==> flow/design.v <==
package params_pkg;
  parameter int COEFF_WIDTH    = 16;  
  parameter int DATA_WIDTH     = 12;  
  parameter int OUTPUT_WIDTH   = 16;  
  parameter int PIPELINE_DEPTH = 5;   
  parameter int NUM_TAPS       = 16;  
  parameter int INPUT_FRAC     = 11;  
  parameter int COEFF_FRAC     = 14;  
  parameter int OUTPUT_FRAC    = 14;  
  parameter int ACC_WIDTH      = 32;  
  localparam int PROD_WIDTH = DATA_WIDTH + COEFF_WIDTH;  
  localparam int SHIFT_RIGHT = (INPUT_FRAC + COEFF_FRAC) - OUTPUT_FRAC;  
  typedef logic signed [DATA_WIDTH-1:0]    in_t;
  typedef logic signed [COEFF_WIDTH-1:0]  coeff_t;
  typedef logic signed [PROD_WIDTH-1:0]   prod_t;
  typedef logic signed [ACC_WIDTH-1:0]    acc_t;
  typedef logic signed [OUTPUT_WIDTH-1:0] out_t;
  localparam logic [NUM_TAPS*COEFF_WIDTH-1:0] COEFF_ROM = {
    -16'sd28,
    -16'sd1014,
    -16'sd1589,
    -16'sd1638,
    -16'sd1153,
    -16'sd261,
    16'sd790,
    16'sd1710,
    16'sd2177,
    16'sd2110,
    16'sd1594,
    16'sd845,
    16'sd184,
    -16'sd179,
    -16'sd226,
    -16'sd116
  };
endpackage
import params_pkg::*;
module algorithm_core (
  input  logic                 clk,
  input  logic                 rst_n,
  input  logic                 s_valid,
  output logic                 s_ready,
  input  params_pkg::in_t      s_data,
  output logic                 m_valid,
  input  logic                 m_ready,
  output params_pkg::out_t     m_data
);
  assign s_ready = 1'b1;
  logic signed [DATA_WIDTH-1:0] samples [0:NUM_TAPS-1];
  logic valid_pipe [0:PIPELINE_DEPTH];
  logic signed [PROD_WIDTH-1:0] prods_comb [0:NUM_TAPS-1];
  params_pkg::acc_t prod_ext_comb [0:NUM_TAPS-1];
  params_pkg::acc_t stage_prod_reg   [0:NUM_TAPS-1];  
  params_pkg::acc_t stage_sum8_reg   [0:8-1];        
  params_pkg::acc_t stage_sum4_reg   [0:4-1];        
  params_pkg::acc_t stage_sum2_reg   [0:2-1];        
  params_pkg::acc_t stage_final_reg;                 
  genvar i;
  generate
    for (i = 0; i < NUM_TAPS; i++) begin : PROD_COMB
      always_comb begin
        prods_comb[i] = $signed(samples[i]) * $signed(COEFF_ROM[i*COEFF_WIDTH +: COEFF_WIDTH]);
        prod_ext_comb[i] = $signed({{(ACC_WIDTH-PROD_WIDTH){prods_comb[i][PROD_WIDTH-1]}}, prods_comb[i]});
      end
    end
  endgenerate
  integer idx;
  always_ff @(posedge clk or negedge rst_n) begin
    if (!rst_n) begin
      for (idx = 0; idx < NUM_TAPS; idx = idx + 1) begin
        samples[idx] <= '0;
      end
      for (idx = 0; idx <= PIPELINE_DEPTH; idx = idx + 1) begin
        valid_pipe[idx] <= 1'b0;
      end
      for (idx = 0; idx < NUM_TAPS; idx = idx + 1) begin
        stage_prod_reg[idx] <= '0;
      end
      for (idx = 0; idx < 8; idx = idx + 1) begin
        stage_sum8_reg[idx] <= '0;
      end
      for (idx = 0; idx < 4; idx = idx + 1) begin
        stage_sum4_reg[idx] <= '0;
      end
      for (idx = 0; idx < 2; idx = idx + 1) begin
        stage_sum2_reg[idx] <= '0;
      end
      stage_final_reg <= '0;
    end else begin
      if (s_valid && s_ready) begin
        for (idx = NUM_TAPS-1; idx >= 1; idx = idx - 1) begin
          samples[idx] <= samples[idx-1];
        end
        samples[0] <= s_data;
      end
      valid_pipe[0] <= s_valid & s_ready;
      for (idx = 0; idx < PIPELINE_DEPTH; idx = idx + 1) begin
        valid_pipe[idx+1] <= valid_pipe[idx];
      end
      for (idx = 0; idx < NUM_TAPS; idx = idx + 1) begin
        stage_prod_reg[idx] <= prod_ext_comb[idx];
      end
      for (idx = 0; idx < 8; idx = idx + 1) begin
        stage_sum8_reg[idx] <= stage_prod_reg[2*idx] + stage_prod_reg[2*idx + 1];
      end
      for (idx = 0; idx < 4; idx = idx + 1) begin
        stage_sum4_reg[idx] <= stage_sum8_reg[2*idx] + stage_sum8_reg[2*idx + 1];
      end
      for (idx = 0; idx < 2; idx = idx + 1) begin
        stage_sum2_reg[idx] <= stage_sum4_reg[2*idx] + stage_sum4_reg[2*idx + 1];
      end
      stage_final_reg <= stage_sum2_reg[0] + stage_sum2_reg[1];
    end
  end
  logic signed [ACC_WIDTH-1:0] shifted_acc;
  always_comb begin
    if (SHIFT_RIGHT >= 0)
      shifted_acc = $signed(stage_final_reg) >>> SHIFT_RIGHT;
    else
      shifted_acc = $signed(stage_final_reg) <<< (-SHIFT_RIGHT);
  end
  assign m_data  = params_pkg::out_t'(shifted_acc[OUTPUT_WIDTH-1:0]);
  assign m_valid = valid_pipe[PIPELINE_DEPTH];
endmodule
import params_pkg::*;
module algorithm_top (
  input  logic                 clk,
  input  logic                 rst_n,
  input  logic                 s_valid,
  output logic                 s_ready,
  input  params_pkg::in_t      s_data,
  output logic                 m_valid,
  input  logic                 m_ready,
  output params_pkg::out_t     m_data
);
  algorithm_core u_core (
    .clk      (clk),
    .rst_n    (rst_n),
    .s_valid  (s_valid),
    .s_ready  (s_ready),
    .s_data   (s_data),
    .m_valid  (m_valid),
    .m_ready  (m_ready),
    .m_data   (m_data)
  );
endmodule
# From RTL to reports: algorithm_top
# Tool output for the design above, in the order of the flow.
# Line numbers count from 1 in the design file above.
# Cell names lack the library's common part.
# A cell with -- has no value.
# setup
design,algorithm_top
clock,clk
cell_library,sky130hd
lib_corner,tt_025C_1v80

# Word level
# Source: Yosys, flattened and elaborated. Widths are those after wreduce; folded enables and synchronous resets count as part of the registers. Registers that Yosys merges into a memory's read port (data or address) are not register bits. Print and check cells do not count. Equal cells are merged and count once.
# classes
add_sub_neg,15
multipliers,16
# op_table
cell,n
multiplier 12 x 11 -> 23 bit (second input constant),4
multiplier 12 x 12 -> 24 bit (second input constant),3
multiplier 12 x 10 -> 22 bit (second input constant),3
multiplier 12 x 13 -> 25 bit (second input constant),1
multiplier 12 x 6 -> 18 bit (second input constant),2
multiplier 12 x 9 -> 21 bit (second input constant),1
multiplier 12 x 8 -> 20 bit (second input constant),1
adder 27 bit,3
multiplier 12 x 4 -> 16 bit (second input constant),1
adder 25 x 25 -> 26 bit,2
adder 25 x 26 -> 27 bit,1
adder 25 x 24 -> 26 bit,1
adder 22 x 24 -> 25 bit,1
adder 23 x 24 -> 25 bit,1
adder 24 x 23 -> 25 bit,1
adder 24 x 24 -> 25 bit,1
adder 23 x 18 -> 24 bit,1
adder 22 x 22 -> 23 bit,1
adder 20 x 21 -> 22 bit,1
adder 21 x 21 -> 22 bit,1
# word_totals
ff_bits,929
inputBits,16
output_inout_bits,18
elab_cells,84

# Longest topological paths
# Longest topological path by Yosys (ltp), each cell counted once; first at word level (registers and memories cut), then after technology mapping (sequential cells cut; the memories' decode and read muxes count).
# logic_depth
depth_word,1
abc_area,0
depth_mapped,21

# Netlist
# The flow's flattened synthesis, as Yosys stat reports it; memories are mapped. The netlist is that of the ABC_AREA named above (0 if unset); the other value can give another one.
# by_type
type,n
dfrtp_1,909
ha_1,1374
fa_1,569
inv_1,1372
xnor2_1,434
a21oi_1,392
o21ai_0,318
a21o_1,191
xor2_1,152
nand2_1,347
nor2_1,294
mux2_2,69
o21bai_1,80
nor2b_1,81
nand3_1,99
nor3_1,96
o21a_1,51
nand2b_1,59
# Not listed: further types 72, cells in them 621.
# mapped
stdcells,7508
area_um2,77071.4
seqArea_um2,22746.8
ffs,909
n_buf,68
# The figures by module come from a second, unflattened synthesis with its own total; it is not the netlist above.
# unflattened
cells_unflattened,7374
hier_area_um2,76423.3
# Rows give one instance, submodules left out.
# modules
mod,n_inst,cells,mod_area_um2
algorithm_core,1,7374,76423.3
algorithm_top,1,0,0.0

# Worst setup path after synthesis
# Path of least setup slack by OpenSTA after synthesis, without wires, with an ideal clock, recovery checks aside; 20% of the period is set as input and as output delay. Where synthesis merged equal registers, the netlist keeps one of their names.
# synth_timing
path_kind,reg-to-reg
start,reg u_core.samples[10][11]
end,reg u_core.stage_prod_reg[10][21]
clock_period_ps,6000
launch_ps,0
arrival_time_ps,5123
setup_slack_ps,813
delay_ps,5187
stages,17
synth_period_reached_ps,5187
# "delay_ps" = arrival - input delay + setup time.
# "stages" counts driving pins, that of a launching flip-flop among them; a cell with two outputs on the path counts twice.
# "synth_period_reached_ps" is the clock period less the worst setup slack; recovery checks do not enter. This is arithmetic on one report: input and output delays are still those of the set period (20% each).
# The rows between start and end are the longest chain of elaborated cells between them; the timing report does not say that the signal goes this way. Where chains are equally long, one stands for them.
# A line is the first line of the expression or statement that the cell stems from. Yosys adds cells for indexed reads and writes and turns some case tables into memories.
# synth_between
cell_sequence,dfrtp_1 > clkbuf_1 > inv_1 > fa_1 > inv_1 > fa_1 > fa_1 > fa_1 > inv_1 > fa_1 > inv_1 > ha_1 > and4_1 > a221o_1 > o41a_1 > nor4b_1 > a211o_1
elab_chain_len,1
cells_between,1
classes_between,1 x mul
# synth_lines
element,line,rtl
start: declaration,49,logic signed [DATA_WIDTH-1:0] samples [0:NUM_TAPS-1];
start: assignment,71,samples[idx] <= '0;
start: assignment,92,samples[idx] <= samples[idx-1];
multiplier 12 x 10 -> 22 bit,62,prods_comb[i] = $signed(samples[i]) * $signed(COEFF_ROM[i*COEFF_WIDTH +: COEFF_WIDTH]);
end: assignment,77,stage_prod_reg[idx] <= '0;
end: assignment,101,stage_prod_reg[idx] <= prod_ext_comb[idx];
end: declaration,53,params_pkg::acc_t stage_prod_reg   [0:NUM_TAPS-1];

# Worst path after layout
# From the final timing report of run 1: the path of least setup slack in the routed layout; clock arrival at registers is part of the times.
# The report prints the path's times to 10 ps; the period is as set.
# layout_timing
path_kind,reg-to-reg
start,reg u_core.samples[10][11]
end,reg u_core.stage_prod_reg[10][21]
clock_period_ps,7650
launch_ps,720
arrival_time_ps,6560
setup_slack_ps,1750
stages,18
# The rows between start and end are the longest chain of elaborated cells between them; the timing report does not say that the signal goes this way. Where chains are equally long, one stands for them.
# layout_between
cell_sequence,dfrtp_1 > ha_1 > fa_1 > inv_1 > fa_1 > fa_1 > inv_1 > fa_1 > inv_1 > ha_1 > a21o_1 > a21o_1 > a21o_1 > and3_1 > a221o_1 > o41a_1 > nor4b_1 > a211o_1
elab_chain_len,1
cells_between,1
classes_between,1 x mul
# layout_lines
element,line,rtl
start: declaration,49,logic signed [DATA_WIDTH-1:0] samples [0:NUM_TAPS-1];
start: assignment,71,samples[idx] <= '0;
start: assignment,92,samples[idx] <= samples[idx-1];
multiplier 12 x 10 -> 22 bit,62,prods_comb[i] = $signed(samples[i]) * $signed(COEFF_ROM[i*COEFF_WIDTH +: COEFF_WIDTH]);
end: assignment,77,stage_prod_reg[idx] <= '0;
end: assignment,101,stage_prod_reg[idx] <= prod_ext_comb[idx];
end: declaration,53,params_pkg::acc_t stage_prod_reg   [0:NUM_TAPS-1];

# 6 stored runs of algorithm_top in the flow (synthesis by Yosys, layout by OpenROAD, sky130hd cells), in arbitrary order. Constraints: input delay and output delay 20% of the set period each, output load 0.01 pF.
# By "achieved_clock_period_ps" is meant the clock period of the run minus its worst setup slack. This is arithmetic on one report: input and output delays are still those of the set period (20% each).
# "worst_path_time_ps": the worst setup path's part of the clock period (all of it between registers, 20% less for each end at a port) less its slack. A launch clock that arrives late makes it longer, a capture clock that arrives late makes it shorter.
# "worst_path_time_ps" is given in steps of 10 ps.
# Among the settings, - means not set for that run.
run name,CAP_MARGIN,CORE_ASPECT_RATIO,CORE_UTILIZATION,CTS_CLUSTER_DIAMETER,GPL_ROUTABILITY_DRIVEN,PLACE_DENSITY_LB_ADDON,SETUP_SLACK_MARGIN,SLEW_MARGIN,period_ns,CORE_MARGIN,CELL_PAD_IN_SITES_DETAIL_PLACEMENT,ABC_AREA,CELL_PAD_IN_SITES_GLOBAL_PLACEMENT,GPL_TIMING_DRIVEN,HOLD_SLACK_MARGIN,MIN_ROUTING_LAYER,TNS_END_PERCENT,CTS_CLUSTER_SIZE,util_pct,design.die.area_um2,achieved_clock_period_ps,synth_chip_area_um2,worst_path_time_ps,worst_setup_path_type,setup_ws_ps
run 1,20,0.65,33,317,1,0.11,-0.03,15,7.65,2,-,-,-,-,-,-,-,-,36.7,237521.0,5902,77071.4,5900,reg-to-reg,1748
run 2,10,0.65,33,397,1,0.11,-0.03,15,7.65,2,2,-,-,-,-,-,-,-,36.7,237521.0,5911,77071.4,5910,reg-to-reg,1739
run 3,15,0.92,24,202,1,-,-,20,4.03,3,2,1,2,0,0.06,met2,70,-,29.7,374961.0,4472,88234.6,4470,reg-to-reg,-442
run 4,20,-,30,-,-,-,-,20,5.56,2,-,-,-,-,-,-,-,-,33.4,260973.0,5353,77071.4,5350,reg-to-reg,207
run 5,20,-,43,236,-,0.21,-0.35,30,6.53,5,-,0,2,1,-,-,-,66,45.3,187801.0,5550,77071.4,5550,reg-to-reg,980
run 6,20,0.92,40,346,-,-,-,20,6.0,2,-,1,-,-,-,-,-,-,43.7,224364.0,4806,88234.6,4810,reg-to-reg,1194
